==> flow/design.v <==
module testSlave(input clk, input reset,
    input  S_AXI_RREADY,
    output S_AXI_RVALID,
    output[5:0] S_AXI_RID,
    output[31:0] S_AXI_RDATA,
    output[1:0] S_AXI_RRESP,
    output S_AXI_RLAST,
    output S_AXI_ARREADY,
    input  S_AXI_ARVALID,
    input [5:0] S_AXI_ARID,
    input [5:0] S_AXI_ARADDR,
    input [7:0] S_AXI_ARLEN,
    input [2:0] S_AXI_ARSIZE,
    input [1:0] S_AXI_ARBURST,
    output S_AXI_WREADY,
    input  S_AXI_WVALID,
    input [31:0] S_AXI_WDATA,
    input [3:0] S_AXI_WSTRB,
    input  S_AXI_WLAST,
    output S_AXI_AWREADY,
    input  S_AXI_AWVALID,
    input [5:0] S_AXI_AWID,
    input [5:0] S_AXI_AWADDR,
    input [7:0] S_AXI_AWLEN,
    input [2:0] S_AXI_AWSIZE,
    input [1:0] S_AXI_AWBURST,
    input  S_AXI_BREADY,
    output S_AXI_BVALID,
    output[5:0] S_AXI_BID,
    output[1:0] S_AXI_BRESP
);
  reg [1:0] axi_bresp;
  wire[1:0] T0;
  wire[1:0] T1;
  wire T2;
  wire T3;
  wire T4;
  wire T5;
  wire T6;
  reg  axi_bvalid;
  wire T7;
  wire T8;
  wire T9;
  wire T10;
  wire T11;
  wire T12;
  wire T13;
  wire T14;
  wire T15;
  reg  axi_wready;
  wire T16;
  wire T17;
  wire T18;
  wire T19;
  wire T20;
  wire T21;
  wire T22;
  wire T23;
  wire T24;
  wire T25;
  wire T26;
  wire T27;
  wire T28;
  reg  axi_awv_awr_flag;
  wire T29;
  wire T30;
  wire T31;
  wire T32;
  wire T33;
  wire T34;
  wire T35;
  reg  axi_arv_arr_flag;
  wire T36;
  wire T37;
  wire T38;
  wire T39;
  wire T40;
  wire T41;
  wire T42;
  wire T43;
  wire T44;
  wire T45;
  wire T46;
  reg  axi_arready;
  wire T47;
  wire T48;
  wire T49;
  wire T50;
  wire T51;
  wire T52;
  wire T53;
  wire T54;
  reg [7:0] axi_arlen;
  wire[7:0] T55;
  wire[7:0] T56;
  wire T57;
  wire T58;
  wire T59;
  wire T60;
  wire T61;
  wire T62;
  wire T63;
  reg [7:0] axi_arlen_cntr;
  wire[7:0] T64;
  wire[7:0] T65;
  wire[7:0] T66;
  wire[7:0] T67;
  wire T68;
  wire T69;
  wire T70;
  wire T71;
  reg  axi_rvalid;
  wire T72;
  wire T73;
  wire T74;
  wire T75;
  wire T76;
  wire T77;
  wire T78;
  wire T79;
  wire T80;
  wire T81;
  wire T82;
  wire T83;
  wire T84;
  wire T85;
  wire T86;
  wire T87;
  wire T88;
  wire T89;
  wire T90;
  wire T91;
  wire T92;
  wire T93;
  wire T94;
  reg  axi_awready;
  wire T95;
  wire T96;
  wire T97;
  wire T98;
  wire T99;
  wire T100;
  wire T101;
  wire T102;
  wire T103;
  wire T104;
  wire T105;
  wire T106;
  reg  axi_rlast;
  wire T107;
  wire T108;
  wire T109;
  wire T110;
  wire T111;
  wire T112;
  wire T113;
  wire T114;
  wire T115;
  wire T116;
  wire T117;
  wire T118;
  wire T119;
  wire T120;
  wire T121;
  wire T122;
  wire T123;
  reg [1:0] axi_rresp;
  wire[1:0] T124;
  wire[1:0] T125;
  reg [31:0] axi_rdata;
  wire[31:0] T126;
  wire[31:0] data_out;
  wire[31:0] T127;
  wire[31:0] T128;
  wire[31:0] T129;
  wire[31:0] T130;
  reg [31:0] bram_0;
  wire[31:0] T131;
  wire[31:0] T132;
  wire T133;
  wire[31:0] data_in;
  wire T134;
  wire T135;
  wire[15:0] T136;
  wire[3:0] T137;
  wire[3:0] mem_address;
  wire[3:0] T138;
  wire[3:0] T139;
  wire[3:0] T140;
  reg [5:0] axi_awaddr;
  wire[5:0] T325;
  wire[6:0] T141;
  wire[6:0] T142;
  wire[6:0] T143;
  wire[6:0] T326;
  wire[5:0] T144;
  wire[5:0] T145;
  wire[5:0] T146;
  wire T147;
  wire T148;
  wire T149;
  wire T150;
  wire T151;
  wire T152;
  wire T153;
  wire T154;
  wire T155;
  reg [1:0] axi_awburst;
  wire[1:0] T156;
  wire[1:0] T157;
  wire T158;
  wire T159;
  wire T160;
  wire T161;
  wire T162;
  reg [7:0] axi_awlen;
  wire[7:0] T163;
  wire[7:0] T164;
  reg [7:0] axi_awlen_cntr;
  wire[7:0] T165;
  wire[7:0] T166;
  wire[7:0] T167;
  wire[7:0] T168;
  wire T169;
  wire[6:0] T170;
  wire[6:0] T327;
  wire[5:0] T171;
  wire[3:0] T172;
  wire[3:0] T173;
  wire[3:0] T174;
  wire[6:0] T175;
  wire[6:0] T176;
  wire[6:0] T177;
  wire[6:0] T328;
  wire[6:0] T178;
  wire[6:0] T179;
  wire[6:0] T329;
  wire[2:0] T180;
  wire[2:0] T181;
  wire[3:0] T330;
  wire T331;
  wire T182;
  wire T183;
  wire T184;
  wire T185;
  wire[6:0] T332;
  wire[3:0] T186;
  wire[3:0] T187;
  wire T188;
  wire T189;
  wire T190;
  wire[3:0] T191;
  reg [5:0] axi_araddr;
  wire[5:0] T333;
  wire[6:0] T192;
  wire[6:0] T193;
  wire[6:0] T194;
  wire[6:0] T334;
  wire[5:0] T195;
  wire[5:0] T196;
  wire[5:0] T197;
  wire T198;
  wire T199;
  reg [1:0] axi_arburst;
  wire[1:0] T200;
  wire[1:0] T201;
  wire[6:0] T202;
  wire[6:0] T335;
  wire[5:0] T203;
  wire[3:0] T204;
  wire[3:0] T205;
  wire[3:0] T206;
  wire[6:0] T207;
  wire[6:0] T208;
  wire[6:0] T209;
  wire[6:0] T336;
  wire[6:0] T210;
  wire[6:0] T211;
  wire[6:0] T337;
  wire[2:0] T212;
  wire[2:0] T213;
  wire[3:0] T338;
  wire T339;
  wire T214;
  wire T215;
  wire T216;
  wire T217;
  wire[6:0] T340;
  wire[3:0] T218;
  wire[3:0] T219;
  wire T220;
  wire T221;
  wire T222;
  wire mem_wren;
  wire T223;
  reg [31:0] bram_1;
  wire[31:0] T224;
  wire[31:0] T225;
  wire T226;
  wire T227;
  wire T228;
  wire T229;
  wire[31:0] T230;
  reg [31:0] bram_2;
  wire[31:0] T231;
  wire[31:0] T232;
  wire T233;
  wire T234;
  wire T235;
  reg [31:0] bram_3;
  wire[31:0] T236;
  wire[31:0] T237;
  wire T238;
  wire T239;
  wire T240;
  wire T241;
  wire T242;
  wire[31:0] T243;
  wire[31:0] T244;
  reg [31:0] bram_4;
  wire[31:0] T245;
  wire[31:0] T246;
  wire T247;
  wire T248;
  wire T249;
  reg [31:0] bram_5;
  wire[31:0] T250;
  wire[31:0] T251;
  wire T252;
  wire T253;
  wire T254;
  wire T255;
  wire[31:0] T256;
  reg [31:0] bram_6;
  wire[31:0] T257;
  wire[31:0] T258;
  wire T259;
  wire T260;
  wire T261;
  reg [31:0] bram_7;
  wire[31:0] T262;
  wire[31:0] T263;
  wire T264;
  wire T265;
  wire T266;
  wire T267;
  wire T268;
  wire T269;
  wire[31:0] T270;
  wire[31:0] T271;
  wire[31:0] T272;
  reg [31:0] bram_8;
  wire[31:0] T273;
  wire[31:0] T274;
  wire T275;
  wire T276;
  wire T277;
  reg [31:0] bram_9;
  wire[31:0] T278;
  wire[31:0] T279;
  wire T280;
  wire T281;
  wire T282;
  wire T283;
  wire[31:0] T284;
  reg [31:0] bram_10;
  wire[31:0] T285;
  wire[31:0] T286;
  wire T287;
  wire T288;
  wire T289;
  reg [31:0] bram_11;
  wire[31:0] T290;
  wire[31:0] T291;
  wire T292;
  wire T293;
  wire T294;
  wire T295;
  wire T296;
  wire[31:0] T297;
  wire[31:0] T298;
  reg [31:0] bram_12;
  wire[31:0] T299;
  wire[31:0] T300;
  wire T301;
  wire T302;
  wire T303;
  reg [31:0] bram_13;
  wire[31:0] T304;
  wire[31:0] T305;
  wire T306;
  wire T307;
  wire T308;
  wire T309;
  wire[31:0] T310;
  reg [31:0] bram_14;
  wire[31:0] T311;
  wire[31:0] T312;
  wire T313;
  wire T314;
  wire T315;
  reg [31:0] bram_15;
  wire[31:0] T316;
  wire[31:0] T317;
  wire T318;
  wire T319;
  wire T320;
  wire T321;
  wire T322;
  wire T323;
  wire T324;
  wire mem_rden;
  assign S_AXI_BRESP = axi_bresp;
  assign T0 = T3 ? 2'h0 : T1;
  assign T1 = T2 ? 2'h0 : axi_bresp;
  assign T2 = reset ^ 1'h1;
  assign T3 = T106 & T4;
  assign T4 = T5 & S_AXI_WLAST;
  assign T5 = T14 & T6;
  assign T6 = ~ axi_bvalid;
  assign T7 = T10 ? 1'h0 : T8;
  assign T8 = T3 ? 1'h1 : T9;
  assign T9 = T2 ? 1'h0 : axi_bvalid;
  assign T10 = T12 & T11;
  assign T11 = S_AXI_BREADY & axi_bvalid;
  assign T12 = T106 & T13;
  assign T13 = T4 ^ 1'h1;
  assign T14 = T15 & S_AXI_WVALID;
  assign T15 = axi_awv_awr_flag & axi_wready;
  assign T16 = T25 ? 1'h0 : T17;
  assign T17 = T20 ? 1'h1 : T18;
  assign T18 = T19 ? 1'h0 : axi_wready;
  assign T19 = reset ^ 1'h1;
  assign T20 = T24 & T21;
  assign T21 = T22 & axi_awv_awr_flag;
  assign T22 = T23 & S_AXI_WVALID;
  assign T23 = axi_wready ^ 1'h1;
  assign T24 = T19 ^ 1'h1;
  assign T25 = T24 & T26;
  assign T26 = T28 & T27;
  assign T27 = S_AXI_WLAST & axi_wready;
  assign T28 = T21 ^ 1'h1;
  assign T29 = T103 ? 1'h0 : T30;
  assign T30 = T33 ? 1'h1 : T31;
  assign T31 = T32 ? 1'h0 : axi_awv_awr_flag;
  assign T32 = reset ^ 1'h1;
  assign T33 = T102 & T34;
  assign T34 = T91 & T35;
  assign T35 = axi_arv_arr_flag ^ 1'h1;
  assign T36 = T88 ? 1'h0 : T37;
  assign T37 = T40 ? 1'h1 : T38;
  assign T38 = T39 ? 1'h0 : axi_arv_arr_flag;
  assign T39 = reset ^ 1'h1;
  assign T40 = T87 & T41;
  assign T41 = T43 & T42;
  assign T42 = axi_arv_arr_flag ^ 1'h1;
  assign T43 = T45 & T44;
  assign T44 = axi_awv_awr_flag ^ 1'h1;
  assign T45 = T46 & S_AXI_ARVALID;
  assign T46 = axi_arready ^ 1'h1;
  assign T47 = T50 ? 1'h0 : T48;
  assign T48 = T40 ? 1'h1 : T49;
  assign T49 = T39 ? 1'h0 : axi_arready;
  assign T50 = T87 & T51;
  assign T51 = T52 ^ 1'h1;
  assign T52 = T41 | T53;
  assign T53 = T86 & T54;
  assign T54 = axi_arlen_cntr == axi_arlen;
  assign T55 = T58 ? S_AXI_ARLEN : T56;
  assign T56 = T57 ? 8'h0 : axi_arlen;
  assign T57 = reset ^ 1'h1;
  assign T58 = T63 & T59;
  assign T59 = T61 & T60;
  assign T60 = axi_arv_arr_flag ^ 1'h1;
  assign T61 = T62 & S_AXI_ARVALID;
  assign T62 = axi_arready ^ 1'h1;
  assign T63 = T57 ^ 1'h1;
  assign T64 = T68 ? T67 : T65;
  assign T65 = T58 ? 8'h0 : T66;
  assign T66 = T57 ? 8'h0 : axi_arlen_cntr;
  assign T67 = axi_arlen_cntr + 8'h1;
  assign T68 = T63 & T69;
  assign T69 = T85 & T70;
  assign T70 = T71 & S_AXI_RREADY;
  assign T71 = T84 & axi_rvalid;
  assign T72 = T80 ? 1'h0 : T73;
  assign T73 = T76 ? 1'h1 : T74;
  assign T74 = T75 ? 1'h0 : axi_rvalid;
  assign T75 = reset ^ 1'h1;
  assign T76 = T79 & T77;
  assign T77 = axi_arv_arr_flag & T78;
  assign T78 = axi_rvalid ^ 1'h1;
  assign T79 = T75 ^ 1'h1;
  assign T80 = T79 & T81;
  assign T81 = T83 & T82;
  assign T82 = axi_rvalid & S_AXI_RREADY;
  assign T83 = T77 ^ 1'h1;
  assign T84 = axi_arlen_cntr <= axi_arlen;
  assign T85 = T59 ^ 1'h1;
  assign T86 = axi_rvalid & S_AXI_RREADY;
  assign T87 = T39 ^ 1'h1;
  assign T88 = T87 & T89;
  assign T89 = T90 & T53;
  assign T90 = T41 ^ 1'h1;
  assign T91 = T93 & T92;
  assign T92 = axi_awv_awr_flag ^ 1'h1;
  assign T93 = T94 & S_AXI_AWVALID;
  assign T94 = axi_awready ^ 1'h1;
  assign T95 = T98 ? 1'h0 : T96;
  assign T96 = T33 ? 1'h1 : T97;
  assign T97 = T32 ? 1'h0 : axi_awready;
  assign T98 = T102 & T99;
  assign T99 = T100 ^ 1'h1;
  assign T100 = T34 | T101;
  assign T101 = S_AXI_WLAST & axi_wready;
  assign T102 = T32 ^ 1'h1;
  assign T103 = T102 & T104;
  assign T104 = T105 & T101;
  assign T105 = T34 ^ 1'h1;
  assign T106 = T2 ^ 1'h1;
  assign S_AXI_BID = S_AXI_AWID;
  assign S_AXI_BVALID = axi_bvalid;
  assign S_AXI_AWREADY = axi_awready;
  assign S_AXI_WREADY = axi_wready;
  assign S_AXI_ARREADY = axi_arready;
  assign S_AXI_RLAST = axi_rlast;
  assign T107 = T120 ? 1'h0 : T108;
  assign T108 = T112 ? 1'h1 : T109;
  assign T109 = T68 ? 1'h0 : T110;
  assign T110 = T58 ? 1'h0 : T111;
  assign T111 = T57 ? 1'h0 : axi_rlast;
  assign T112 = T63 & T113;
  assign T113 = T118 & T114;
  assign T114 = T115 & axi_arv_arr_flag;
  assign T115 = T117 & T116;
  assign T116 = axi_rlast ^ 1'h1;
  assign T117 = axi_arlen_cntr == axi_arlen;
  assign T118 = T119 ^ 1'h1;
  assign T119 = T59 | T70;
  assign T120 = T63 & T121;
  assign T121 = T122 & S_AXI_RREADY;
  assign T122 = T123 ^ 1'h1;
  assign T123 = T119 | T114;
  assign S_AXI_RRESP = axi_rresp;
  assign T124 = T76 ? 2'h0 : T125;
  assign T125 = T75 ? 2'h0 : axi_rresp;
  assign S_AXI_RDATA = axi_rdata;
  assign T126 = mem_rden ? data_out : axi_rdata;
  assign data_out = T127;
  assign T127 = T324 ? T270 : T128;
  assign T128 = T269 ? T243 : T129;
  assign T129 = T242 ? T230 : T130;
  assign T130 = T229 ? bram_1 : bram_0;
  assign T131 = T134 ? data_in : T132;
  assign T132 = T133 ? 32'h1 : bram_0;
  assign T133 = reset ^ 1'h1;
  assign data_in = S_AXI_WDATA;
  assign T134 = mem_wren & T135;
  assign T135 = T136[0];
  assign T136 = 1'h1 << T137;
  assign T137 = mem_address;
  assign mem_address = T138;
  assign T138 = axi_arv_arr_flag ? T191 : T139;
  assign T139 = axi_awv_awr_flag ? T140 : 4'h0;
  assign T140 = axi_awaddr[5:2];
  assign T325 = T141[5:0];
  assign T141 = T188 ? T332 : T142;
  assign T142 = T182 ? T178 : T143;
  assign T143 = T182 ? T170 : T326;
  assign T326 = {1'h0, T144};
  assign T144 = T154 ? axi_awaddr : T145;
  assign T145 = T148 ? S_AXI_AWADDR : T146;
  assign T146 = T147 ? 6'h0 : axi_awaddr;
  assign T147 = reset ^ 1'h1;
  assign T148 = T153 & T149;
  assign T149 = T151 & T150;
  assign T150 = axi_awv_awr_flag ^ 1'h1;
  assign T151 = T152 & S_AXI_AWVALID;
  assign T152 = axi_awready ^ 1'h1;
  assign T153 = T147 ^ 1'h1;
  assign T154 = T158 & T155;
  assign T155 = axi_awburst == 2'h0;
  assign T156 = T148 ? S_AXI_AWBURST : T157;
  assign T157 = T147 ? 2'h0 : axi_awburst;
  assign T158 = T153 & T159;
  assign T159 = T169 & T160;
  assign T160 = T161 & S_AXI_WVALID;
  assign T161 = T162 & axi_wready;
  assign T162 = axi_awlen_cntr <= axi_awlen;
  assign T163 = T148 ? S_AXI_AWLEN : T164;
  assign T164 = T147 ? 8'h0 : axi_awlen;
  assign T165 = T158 ? T168 : T166;
  assign T166 = T148 ? 8'h0 : T167;
  assign T167 = T147 ? 8'h0 : axi_awlen_cntr;
  assign T168 = axi_awlen_cntr + 8'h1;
  assign T169 = T149 ^ 1'h1;
  assign T170 = T175 | T327;
  assign T327 = {1'h0, T171};
  assign T171 = T172 << 2'h2;
  assign T172 = T173 & 4'hf;
  assign T173 = T174 + 4'h1;
  assign T174 = axi_awaddr[5:2];
  assign T175 = T328 & T176;
  assign T176 = ~ T177;
  assign T177 = 7'h3c;
  assign T328 = {1'h0, T144};
  assign T178 = T179 | 7'h0;
  assign T179 = T143 & T329;
  assign T329 = {T330, T180};
  assign T180 = ~ T181;
  assign T181 = 3'h3;
  assign T330 = T331 ? 4'hf : 4'h0;
  assign T331 = T180[2];
  assign T182 = T158 & T183;
  assign T183 = T185 & T184;
  assign T184 = axi_awburst == 2'h1;
  assign T185 = T155 ^ 1'h1;
  assign T332 = {3'h0, T186};
  assign T186 = T187 + 4'h1;
  assign T187 = axi_awaddr[5:2];
  assign T188 = T158 & T189;
  assign T189 = T190 ^ 1'h1;
  assign T190 = T155 | T184;
  assign T191 = axi_araddr[5:2];
  assign T333 = T192[5:0];
  assign T192 = T220 ? T340 : T193;
  assign T193 = T214 ? T210 : T194;
  assign T194 = T214 ? T202 : T334;
  assign T334 = {1'h0, T195};
  assign T195 = T198 ? axi_araddr : T196;
  assign T196 = T58 ? S_AXI_ARADDR : T197;
  assign T197 = T57 ? 6'h0 : axi_araddr;
  assign T198 = T68 & T199;
  assign T199 = axi_arburst == 2'h0;
  assign T200 = T58 ? S_AXI_ARBURST : T201;
  assign T201 = T57 ? 2'h0 : axi_arburst;
  assign T202 = T207 | T335;
  assign T335 = {1'h0, T203};
  assign T203 = T204 << 2'h2;
  assign T204 = T205 & 4'hf;
  assign T205 = T206 + 4'h1;
  assign T206 = axi_araddr[5:2];
  assign T207 = T336 & T208;
  assign T208 = ~ T209;
  assign T209 = 7'h3c;
  assign T336 = {1'h0, T195};
  assign T210 = T211 | 7'h0;
  assign T211 = T194 & T337;
  assign T337 = {T338, T212};
  assign T212 = ~ T213;
  assign T213 = 3'h3;
  assign T338 = T339 ? 4'hf : 4'h0;
  assign T339 = T212[2];
  assign T214 = T68 & T215;
  assign T215 = T217 & T216;
  assign T216 = axi_arburst == 2'h1;
  assign T217 = T199 ^ 1'h1;
  assign T340 = {3'h0, T218};
  assign T218 = T219 + 4'h1;
  assign T219 = axi_araddr[5:2];
  assign T220 = T68 & T221;
  assign T221 = T222 ^ 1'h1;
  assign T222 = T199 | T216;
  assign mem_wren = T223;
  assign T223 = axi_wready & S_AXI_WVALID;
  assign T224 = T227 ? data_in : T225;
  assign T225 = T226 ? 32'h2 : bram_1;
  assign T226 = reset ^ 1'h1;
  assign T227 = mem_wren & T228;
  assign T228 = T136[1];
  assign T229 = T137[0];
  assign T230 = T241 ? bram_3 : bram_2;
  assign T231 = T234 ? data_in : T232;
  assign T232 = T233 ? 32'h4 : bram_2;
  assign T233 = reset ^ 1'h1;
  assign T234 = mem_wren & T235;
  assign T235 = T136[2];
  assign T236 = T239 ? data_in : T237;
  assign T237 = T238 ? 32'h8 : bram_3;
  assign T238 = reset ^ 1'h1;
  assign T239 = mem_wren & T240;
  assign T240 = T136[3];
  assign T241 = T137[0];
  assign T242 = T137[1];
  assign T243 = T268 ? T256 : T244;
  assign T244 = T255 ? bram_5 : bram_4;
  assign T245 = T248 ? data_in : T246;
  assign T246 = T247 ? 32'h10 : bram_4;
  assign T247 = reset ^ 1'h1;
  assign T248 = mem_wren & T249;
  assign T249 = T136[4];
  assign T250 = T253 ? data_in : T251;
  assign T251 = T252 ? 32'h20 : bram_5;
  assign T252 = reset ^ 1'h1;
  assign T253 = mem_wren & T254;
  assign T254 = T136[5];
  assign T255 = T137[0];
  assign T256 = T267 ? bram_7 : bram_6;
  assign T257 = T260 ? data_in : T258;
  assign T258 = T259 ? 32'h40 : bram_6;
  assign T259 = reset ^ 1'h1;
  assign T260 = mem_wren & T261;
  assign T261 = T136[6];
  assign T262 = T265 ? data_in : T263;
  assign T263 = T264 ? 32'h80 : bram_7;
  assign T264 = reset ^ 1'h1;
  assign T265 = mem_wren & T266;
  assign T266 = T136[7];
  assign T267 = T137[0];
  assign T268 = T137[1];
  assign T269 = T137[2];
  assign T270 = T323 ? T297 : T271;
  assign T271 = T296 ? T284 : T272;
  assign T272 = T283 ? bram_9 : bram_8;
  assign T273 = T276 ? data_in : T274;
  assign T274 = T275 ? 32'h100 : bram_8;
  assign T275 = reset ^ 1'h1;
  assign T276 = mem_wren & T277;
  assign T277 = T136[8];
  assign T278 = T281 ? data_in : T279;
  assign T279 = T280 ? 32'h200 : bram_9;
  assign T280 = reset ^ 1'h1;
  assign T281 = mem_wren & T282;
  assign T282 = T136[9];
  assign T283 = T137[0];
  assign T284 = T295 ? bram_11 : bram_10;
  assign T285 = T288 ? data_in : T286;
  assign T286 = T287 ? 32'h400 : bram_10;
  assign T287 = reset ^ 1'h1;
  assign T288 = mem_wren & T289;
  assign T289 = T136[10];
  assign T290 = T293 ? data_in : T291;
  assign T291 = T292 ? 32'h800 : bram_11;
  assign T292 = reset ^ 1'h1;
  assign T293 = mem_wren & T294;
  assign T294 = T136[11];
  assign T295 = T137[0];
  assign T296 = T137[1];
  assign T297 = T322 ? T310 : T298;
  assign T298 = T309 ? bram_13 : bram_12;
  assign T299 = T302 ? data_in : T300;
  assign T300 = T301 ? 32'h1000 : bram_12;
  assign T301 = reset ^ 1'h1;
  assign T302 = mem_wren & T303;
  assign T303 = T136[12];
  assign T304 = T307 ? data_in : T305;
  assign T305 = T306 ? 32'h2000 : bram_13;
  assign T306 = reset ^ 1'h1;
  assign T307 = mem_wren & T308;
  assign T308 = T136[13];
  assign T309 = T137[0];
  assign T310 = T321 ? bram_15 : bram_14;
  assign T311 = T314 ? data_in : T312;
  assign T312 = T313 ? 32'h4000 : bram_14;
  assign T313 = reset ^ 1'h1;
  assign T314 = mem_wren & T315;
  assign T315 = T136[14];
  assign T316 = T319 ? data_in : T317;
  assign T317 = T318 ? 32'h8000 : bram_15;
  assign T318 = reset ^ 1'h1;
  assign T319 = mem_wren & T320;
  assign T320 = T136[15];
  assign T321 = T137[0];
  assign T322 = T137[1];
  assign T323 = T137[2];
  assign T324 = T137[3];
  assign mem_rden = axi_arv_arr_flag;
  assign S_AXI_RID = S_AXI_ARID;
  assign S_AXI_RVALID = axi_rvalid;
  always @(posedge clk) begin
    if(T3) begin
      axi_bresp <= 2'h0;
    end else if(T2) begin
      axi_bresp <= 2'h0;
    end
    if(T10) begin
      axi_bvalid <= 1'h0;
    end else if(T3) begin
      axi_bvalid <= 1'h1;
    end else if(T2) begin
      axi_bvalid <= 1'h0;
    end
    if(T25) begin
      axi_wready <= 1'h0;
    end else if(T20) begin
      axi_wready <= 1'h1;
    end else if(T19) begin
      axi_wready <= 1'h0;
    end
    if(T103) begin
      axi_awv_awr_flag <= 1'h0;
    end else if(T33) begin
      axi_awv_awr_flag <= 1'h1;
    end else if(T32) begin
      axi_awv_awr_flag <= 1'h0;
    end
    if(T88) begin
      axi_arv_arr_flag <= 1'h0;
    end else if(T40) begin
      axi_arv_arr_flag <= 1'h1;
    end else if(T39) begin
      axi_arv_arr_flag <= 1'h0;
    end
    if(T50) begin
      axi_arready <= 1'h0;
    end else if(T40) begin
      axi_arready <= 1'h1;
    end else if(T39) begin
      axi_arready <= 1'h0;
    end
    if(T58) begin
      axi_arlen <= S_AXI_ARLEN;
    end else if(T57) begin
      axi_arlen <= 8'h0;
    end
    if(T68) begin
      axi_arlen_cntr <= T67;
    end else if(T58) begin
      axi_arlen_cntr <= 8'h0;
    end else if(T57) begin
      axi_arlen_cntr <= 8'h0;
    end
    if(T80) begin
      axi_rvalid <= 1'h0;
    end else if(T76) begin
      axi_rvalid <= 1'h1;
    end else if(T75) begin
      axi_rvalid <= 1'h0;
    end
    if(T98) begin
      axi_awready <= 1'h0;
    end else if(T33) begin
      axi_awready <= 1'h1;
    end else if(T32) begin
      axi_awready <= 1'h0;
    end
    if(T120) begin
      axi_rlast <= 1'h0;
    end else if(T112) begin
      axi_rlast <= 1'h1;
    end else if(T68) begin
      axi_rlast <= 1'h0;
    end else if(T58) begin
      axi_rlast <= 1'h0;
    end else if(T57) begin
      axi_rlast <= 1'h0;
    end
    if(T76) begin
      axi_rresp <= 2'h0;
    end else if(T75) begin
      axi_rresp <= 2'h0;
    end
    if(mem_rden) begin
      axi_rdata <= data_out;
    end
    if(T134) begin
      bram_0 <= data_in;
    end else if(T133) begin
      bram_0 <= 32'h1;
    end
    axi_awaddr <= T325;
    if(T148) begin
      axi_awburst <= S_AXI_AWBURST;
    end else if(T147) begin
      axi_awburst <= 2'h0;
    end
    if(T148) begin
      axi_awlen <= S_AXI_AWLEN;
    end else if(T147) begin
      axi_awlen <= 8'h0;
    end
    if(T158) begin
      axi_awlen_cntr <= T168;
    end else if(T148) begin
      axi_awlen_cntr <= 8'h0;
    end else if(T147) begin
      axi_awlen_cntr <= 8'h0;
    end
    axi_araddr <= T333;
    if(T58) begin
      axi_arburst <= S_AXI_ARBURST;
    end else if(T57) begin
      axi_arburst <= 2'h0;
    end
    if(T227) begin
      bram_1 <= data_in;
    end else if(T226) begin
      bram_1 <= 32'h2;
    end
    if(T234) begin
      bram_2 <= data_in;
    end else if(T233) begin
      bram_2 <= 32'h4;
    end
    if(T239) begin
      bram_3 <= data_in;
    end else if(T238) begin
      bram_3 <= 32'h8;
    end
    if(T248) begin
      bram_4 <= data_in;
    end else if(T247) begin
      bram_4 <= 32'h10;
    end
    if(T253) begin
      bram_5 <= data_in;
    end else if(T252) begin
      bram_5 <= 32'h20;
    end
    if(T260) begin
      bram_6 <= data_in;
    end else if(T259) begin
      bram_6 <= 32'h40;
    end
    if(T265) begin
      bram_7 <= data_in;
    end else if(T264) begin
      bram_7 <= 32'h80;
    end
    if(T276) begin
      bram_8 <= data_in;
    end else if(T275) begin
      bram_8 <= 32'h100;
    end
    if(T281) begin
      bram_9 <= data_in;
    end else if(T280) begin
      bram_9 <= 32'h200;
    end
    if(T288) begin
      bram_10 <= data_in;
    end else if(T287) begin
      bram_10 <= 32'h400;
    end
    if(T293) begin
      bram_11 <= data_in;
    end else if(T292) begin
      bram_11 <= 32'h800;
    end
    if(T302) begin
      bram_12 <= data_in;
    end else if(T301) begin
      bram_12 <= 32'h1000;
    end
    if(T307) begin
      bram_13 <= data_in;
    end else if(T306) begin
      bram_13 <= 32'h2000;
    end
    if(T314) begin
      bram_14 <= data_in;
    end else if(T313) begin
      bram_14 <= 32'h4000;
    end
    if(T319) begin
      bram_15 <= data_in;
    end else if(T318) begin
      bram_15 <= 32'h8000;
    end
  end
endmodule
--- tool output ---
Tool chain data of testSlave

Tool output for the design above before and after an edit, in the order of the flow.
"unedited" refers to lines of the RTL above, "edited" to lines of the edited file.
"difference" is "edited" less "unedited", of the values as shown; "relative change" is that difference over "unedited", in percent.
Operators carry their Yosys type and port widths (W data, S select, Z words).
The mark - stands for no value.

Top: testSlave
Clock input: clk
Library: sky130hd
Corner: tt_025C_1v80

Edit of the RTL

The edit as a unified diff against the file above.
The edited RTL no longer does the same as the RTL above: the edit was made by script, with no optimisation intended.

```diff
@@ -496,5 +496,5 @@
   assign T82 = axi_rvalid & S_AXI_RREADY;
   assign T83 = T77 ^ 1'h1;
-  assign T84 = axi_arlen_cntr <= axi_arlen;
+  assign T84 = axi_arlen_cntr > axi_arlen;
   assign T85 = T59 ^ 1'h1;
   assign T86 = axi_rvalid & S_AXI_RREADY;
```

After elaboration

Source: Yosys, flattened and elaborated, memories not mapped. Widths are those after wreduce. Registers that Yosys merges into a memory's read port (data or address) are not register bits. Print and check cells do not count. Equal cells are merged and count once.

Word-level totals:

| element                         | unedited | edited | difference | relative change (%) |
| input port bits                 | 94       | 94     | 0          | 0.00 |
| output and inout port bits      | 54       | 54     | 0          | 0.00 |
| cells after elaboration         | 260      | 260    | 0          | 0.00 |
| register bits after elaboration | 600      | 600    | 0          | 0.00 |

Operators by class:

| element                       | unedited | edited | difference | relative change (%) |
| reduce/logical cells          | 2        | 2      | 0          | 0.00 |
| shift-type cells              | 1        | 1      | 0          | 0.00 |
| order comparisons             | 2        | 2      | 0          | 0.00 |
| add/sub/neg operators         | 4        | 4      | 0          | 0.00 |
| equality and inequality tests | 29       | 29     | 0          | 0.00 |
| multiplexer cells             | 80       | 80     | 0          | 0.00 |
| bitwise logic cells           | 107      | 107    | 0          | 0.00 |

Operators with widths:

| cell         | unedited | edited | difference | relative change (%) |
| $le A8 B8 Y1 | 2        | 1      | -1         | -50.00 |
| $gt A8 B8 Y1 | 0        | 1      | +1         | - |

Operator kinds equal on both sides are left out: 19.

Depth

Longest topological path by Yosys (ltp), each cell counted once; first at word level (registers and memories cut), then after technology mapping (sequential cells cut; the memories' decode and read muxes count).

Depth:

| element                      | unedited | edited | difference | relative change (%) |
| depth in word-level cells    | 12       | 12     | 0          | 0.00 |
| ABC_AREA                     | 0        | 0      | -          | - |
| mapped depth                 | 9        | 9      | 0          | 0.00 |
| mapped depth without buffers | 8        | 8      | 0          | 0.00 |

Netlist

The flow's flattened synthesis, as Yosys stat reports it; memories are mapped. The netlist is that of the ABC_AREA named above (0 if unset); the other value can give another one.

Cell types:

| cell                      | unedited | edited | difference | relative change (%) |
| sky130_fd_sc_hd__and2_1   | 275      | 481    | +206       | +74.91 |
| sky130_fd_sc_hd__and3_1   | 317      | 115    | -202       | -63.72 |
| sky130_fd_sc_hd__clkbuf_1 | 122      | 72     | -50        | -40.98 |
| sky130_fd_sc_hd__clkbuf_2 | 12       | 33     | +21        | +175.00 |
| sky130_fd_sc_hd__buf_2    | 42       | 58     | +16        | +38.10 |
| sky130_fd_sc_hd__o21ai_0  | 13       | 20     | +7         | +53.85 |
| sky130_fd_sc_hd__nand2b_1 | 27       | 21     | -6         | -22.22 |
| sky130_fd_sc_hd__buf_6    | 7        | 1      | -6         | -85.71 |
| sky130_fd_sc_hd__nor2_1   | 41       | 36     | -5         | -12.20 |
| sky130_fd_sc_hd__nand3_1  | 84       | 80     | -4         | -4.76 |
| sky130_fd_sc_hd__or3_1    | 6        | 10     | +4         | +66.67 |
| sky130_fd_sc_hd__buf_1    | 5        | 1      | -4         | -80.00 |
| sky130_fd_sc_hd__a21oi_1  | 73       | 76     | +3         | +4.11 |
| sky130_fd_sc_hd__nand2_1  | 119      | 121    | +2         | +1.68 |
| sky130_fd_sc_hd__a21boi_0 | 2        | 4      | +2         | +100.00 |
| sky130_fd_sc_hd__and2b_1  | 2        | 0      | -2         | -100.00 |
| sky130_fd_sc_hd__mux2_2   | 2        | 0      | -2         | -100.00 |
| sky130_fd_sc_hd__nor2b_2  | 2        | 4      | +2         | +100.00 |

Cell types equal on both sides are left out: 23.
The list need not be complete.

Mapped netlist:

| element                            | unedited | edited  | difference | relative change (%) |
| flip-flops                         | 596      | 596     | 0          | 0.00 |
| mapped area (um^2)                 | 26331.5  | 26296.5 | -35.0      | -0.13 |
| buffer cells                       | 205      | 181     | -24        | -11.71 |
| sequential part of the area (um^2) | 17777.0  | 17777.0 | 0.0        | 0.00 |
| standard cells after synthesis     | 2002     | 1985    | -17        | -0.85 |

Path before layout

Source: OpenSTA report_checks on the synthesized netlist (no wires, ideal clock, input and output delay 20% of the period each), path of least setup slack; recovery checks are left aside. Register names are those of the netlist, which keeps one name where synthesis merged equal registers.

Timing after synthesis:

| element                           | unedited                  | edited                    | difference | relative change (%) |
| kind                              | register to register      | register to register      | -          | - |
| start                             | register axi_arv_arr_flag | register axi_arv_arr_flag | -          | - |
| end                               | register bram_12[0]       | register bram_4[0]        | -          | - |
| library setup time (ps)           | 466                       | 466                       | 0          | - |
| launch time at the first pin (ps) | 0                         | 0                         | 0          | - |
| driving pins on the path          | 6                         | 5                         | -1         | -16.67 |
| arrival (ps)                      | 4217                      | 4172                      | -45        | -1.07 |
| clock period (ps)                 | 3600                      | 3600                      | 0          | 0.00 |
| data required time (ps)           | 3134                      | 3134                      | 0          | 0.00 |
| path slack (ps)                   | -1083                     | -1038                     | +45        | - |
| buffers on the path               | 1                         | 0                         | -1         | -100.00 |
| delay of the path (ps)            | 4683                      | 4638                      | -45        | -0.96 |
| synthesis period reached (ps)     | 4683                      | 4638                      | -45        | -0.96 |

"delay of the path" = arrival - input delay + setup time.
"driving pins on the path" counts driving pins, that of a launching flip-flop among them; a cell with two outputs on the path counts twice.
"synthesis period reached" is the clock period less the worst setup slack; recovery checks do not enter. This is arithmetic on one report: input and output delays are still those of the set period (20% each).
Between the ends stands the longest chain of elaborated cells between them, by number of cells; it is not shown to be the way that was timed. Of several equally long chains one is given.
A line is the first line of the expression or statement that the cell stems from. Yosys adds cells for indexed reads and writes and turns some case tables into memories.
A register here has more assigning lines than the two given.
unedited: The path ends at the enable pin of a flip-flop; only ways to that pin are counted.

Between the ends, after synthesis, unedited:
Path through: sky130_fd_sc_hd__dfxtp_1 -> sky130_fd_sc_hd__buf_4 -> sky130_fd_sc_hd__nand2_1 -> sky130_fd_sc_hd__o21a_1 -> sky130_fd_sc_hd__or3_1 -> sky130_fd_sc_hd__o21ai_0
Cells in the longest elaborated chain: 4
Elaborated cells on any way between the ends: 4
Source lines of those cells: 3
Classes of those cells: eq/ne (1); shift (1); mux (1); logic (1)

RTL lines, path after synthesis, unedited:

| element        | RTL line | source |
| from (decl)    | 72       | `reg  axi_arv_arr_flag;` |
| from (assign)  | 798      | `axi_arv_arr_flag <= 1'h0;` |
| from (assign)  | 800      | `axi_arv_arr_flag <= 1'h1;` |
| $mux W4        | 563      | `assign T138 = axi_arv_arr_flag ? T191 : T139;` |
| $shl A1 B4 Y16 | 560      | `assign T136 = 1'h1 << T137;` |
| $and A1 B1 Y1  | 744      | `assign T302 = mem_wren & T303;` |
| $ne A2 B1 Y1   | -        |  |
| to (assign)    | 941      | `bram_12 <= data_in;` |
| to (assign)    | 943      | `bram_12 <= 32'h1000;` |
| to (decl)      | 382      | `reg [31:0] bram_12;` |

edited: The path ends at the enable pin of a flip-flop; only ways to that pin are counted.

Between the ends, after synthesis, edited:
Path through: sky130_fd_sc_hd__dfxtp_1 -> sky130_fd_sc_hd__and3b_1 -> sky130_fd_sc_hd__a21oi_4 -> sky130_fd_sc_hd__nand4_2 -> sky130_fd_sc_hd__o21ai_0
Cells in the longest elaborated chain: 4
Elaborated cells on any way between the ends: 4
Source lines of those cells: 3
Classes of those cells: eq/ne (1); shift (1); mux (1); logic (1)

RTL lines, path after synthesis, edited:

| element        | RTL line | source |
| from (decl)    | 72       | `reg  axi_arv_arr_flag;` |
| from (assign)  | 798      | `axi_arv_arr_flag <= 1'h0;` |
| from (assign)  | 800      | `axi_arv_arr_flag <= 1'h1;` |
| $mux W4        | 563      | `assign T138 = axi_arv_arr_flag ? T191 : T139;` |
| $shl A1 B4 Y16 | 560      | `assign T136 = 1'h1 << T137;` |
| $and A1 B1 Y1  | 690      | `assign T248 = mem_wren & T249;` |
| $ne A2 B1 Y1   | -        |  |
| to (assign)    | 901      | `bram_4 <= data_in;` |
| to (assign)    | 903      | `bram_4 <= 32'h10;` |
| to (decl)      | 320      | `reg [31:0] bram_4;` |

Path in the finished layout

From the final timing report of each run of pair 1: the path of least setup slack in the routed layout; clock arrival at registers is part of the times.
The report prints the path's times to 10 ps; the period is as set.

Timing after layout:

| element                           | unedited                   | edited                    | difference | relative change (%) |
| kind                              | register to register       | register to register      | -          | - |
| start                             | register axi_awlen_cntr[1] | register axi_arv_arr_flag | -          | - |
| end                               | register axi_awlen_cntr[3] | register axi_rdata[16]    | -          | - |
| buffers on the path               | 0                          | 1                         | +1         | - |
| data required time (ps)           | 3290                       | 3350                      | +60        | +1.82 |
| driving pins on the path          | 8                          | 8                         | 0          | 0.00 |
| arrival (ps)                      | 2900                       | 3050                      | +150       | +5.17 |
| path slack (ps)                   | 390                        | 300                       | -90        | - |
| library setup time (ps)           | 330                        | 270                       | -60        | - |
| launch time at the first pin (ps) | 610                        | 590                       | -20        | -3.28 |
| clock period (ps)                 | 3010                       | 3010                      | 0          | 0.00 |

Between the ends stands the longest chain of elaborated cells between them, by number of cells; it is not shown to be the way that was timed. Of several equally long chains one is given.
A register here has more assigning lines than the two given.
unedited: The path ends at the enable pin of a flip-flop; only ways to that pin are counted.

Between the ends, after layout, unedited:
Path through: sky130_fd_sc_hd__edfxtp_1 -> sky130_fd_sc_hd__ha_1 -> sky130_fd_sc_hd__nor2b_1 -> sky130_fd_sc_hd__o211ai_1 -> sky130_fd_sc_hd__a21oi_1 -> sky130_fd_sc_hd__o31ai_1 -> sky130_fd_sc_hd__nand3_1 -> sky130_fd_sc_hd__nand2_1
Cells in the longest elaborated chain: 6
Elaborated cells on any way between the ends: 6
Source lines of those cells: 5
Classes of those cells: compare (1); eq/ne (1); logic (4)

RTL lines, path after layout, unedited:

| element       | RTL line | source |
| from (decl)   | 219      | `reg [7:0] axi_awlen_cntr;` |
| from (assign) | 873      | `axi_awlen_cntr <= T168;` |
| from (assign) | 875      | `axi_awlen_cntr <= 8'h0;` |
| $le A8 B8 Y1  | 589      | `assign T162 = axi_awlen_cntr <= axi_awlen;` |
| $and A1 B1 Y1 | 588      | `assign T161 = T162 & axi_wready;` |
| $and A1 B1 Y1 | 587      | `assign T160 = T161 & S_AXI_WVALID;` |
| $and A1 B1 Y1 | 586      | `assign T159 = T169 & T160;` |
| $and A1 B1 Y1 | 585      | `assign T158 = T153 & T159;` |
| $ne A3 B1 Y1  | -        |  |
| to (assign)   | 873      |  |
| to (assign)   | 875      |  |
| to (decl)     | 219      |  |

Between the ends, after layout, edited:
Path through: sky130_fd_sc_hd__dfxtp_4 -> sky130_fd_sc_hd__and3b_1 -> sky130_fd_sc_hd__a21oi_4 -> sky130_fd_sc_hd__and2_1 -> sky130_fd_sc_hd__buf_4 -> sky130_fd_sc_hd__and3_1 -> sky130_fd_sc_hd__a21oi_1 -> sky130_fd_sc_hd__and3_1
Cells in the longest elaborated chain: 5
Elaborated cells on any way between the ends: 16
Source lines of those cells: 16
Classes of those cells: mux (16)

RTL lines, path after layout, edited:

| element       | RTL line | source |
| from (decl)   | 72       | `reg  axi_arv_arr_flag;` |
| from (assign) | 798      | `axi_arv_arr_flag <= 1'h0;` |
| from (assign) | 800      | `axi_arv_arr_flag <= 1'h1;` |
| $mux W4       | 563      | `assign T138 = axi_arv_arr_flag ? T191 : T139;` |
| $mux W32      | 553      | `assign T130 = T229 ? bram_1 : bram_0;` |
| $mux W32      | 552      | `assign T129 = T242 ? T230 : T130;` |
| $mux W32      | 551      | `assign T128 = T269 ? T243 : T129;` |
| $mux W32      | 550      | `assign T127 = T324 ? T270 : T128;` |
| to (assign)   | 854      | `axi_rdata <= data_out;` |
| to (decl)     | 170      | `reg [31:0] axi_rdata;` |

Measured runs

Runs of the flow (Yosys, OpenROAD) on both versions; the two runs of a pair have the same settings. The constraints put input and output delay at 20% of the set period each and load the outputs with 0.01 pF.

Settings, pair 1:
CORE_UTILIZATION: 40
PLACE_DENSITY: 0.6
period_ns: 3.01
CAP_MARGIN: 20
CORE_MARGIN: 2
SLEW_MARGIN: 20

Final reports, pair 1:

| element                                   | unedited | edited  | difference | relative change (%) |
| power (mW)                                | 18.671   | 19.730  | +1.059     | +5.67 |
| setup slack of the critical path (ps)     | 389      | 304     | -85        | - |
| achieved clock period (ps)                | 2621     | 2706    | +85        | +3.24 |
| std-cell area (final layout) (um^2)       | 30569.3  | 30872.1 | +302.8     | +0.99 |
| worst-case hold slack (ps)                | 488      | 494     | +6         | - |
| utilization in the final report (%)       | 46.7     | 47.2    | +0.5       | - |
| die area (um^2)                           | 67896.7  | 67808.2 | -88.5      | -0.13 |
| total negative slack on setup checks (ps) | 0        | 0       | 0          | - |
| chip area after synthesis (Yosys) (um^2)  | 26331.5  | 26296.5 | -35.0      | -0.13 |

Settings, pair 2:
CAP_MARGIN: 30
CELL_PAD_IN_SITES_GLOBAL_PLACEMENT: 1
CORE_ASPECT_RATIO: 1.13
CORE_MARGIN: 6
CORE_UTILIZATION: 67
CTS_CLUSTER_SIZE: 79
MAX_ROUTING_LAYER: met4
TNS_END_PERCENT: 40
period_ns: 3.55
SLEW_MARGIN: 20

Final reports, pair 2:

| element                                   | unedited | edited  | difference | relative change (%) |
| power (mW)                                | 16.003   | 16.277  | +0.274     | +1.71 |
| setup slack of the critical path (ps)     | 650      | 460     | -190       | - |
| achieved clock period (ps)                | 2900     | 3090    | +190       | +6.55 |
| std-cell area (final layout) (um^2)       | 29742.3  | 29966.2 | +223.9     | +0.75 |
| worst-case hold slack (ps)                | 482      | 480     | -2         | - |
| utilization in the final report (%)       | 77.4     | 78.0    | +0.6       | - |
| die area (um^2)                           | 44210.7  | 44156.2 | -54.5      | -0.12 |
| total negative slack on setup checks (ps) | 0        | 0       | 0          | - |
| chip area after synthesis (Yosys) (um^2)  | 26331.5  | 26296.5 | -35.0      | -0.13 |

"achieved clock period" is the run's clock period less its worst setup slack. It is reckoned from that one timing run; input and output delays stay at 20% of the period that was set.
"power" rests on the timing tool's default activity at the inputs, not on a simulated workload.
--- end ---
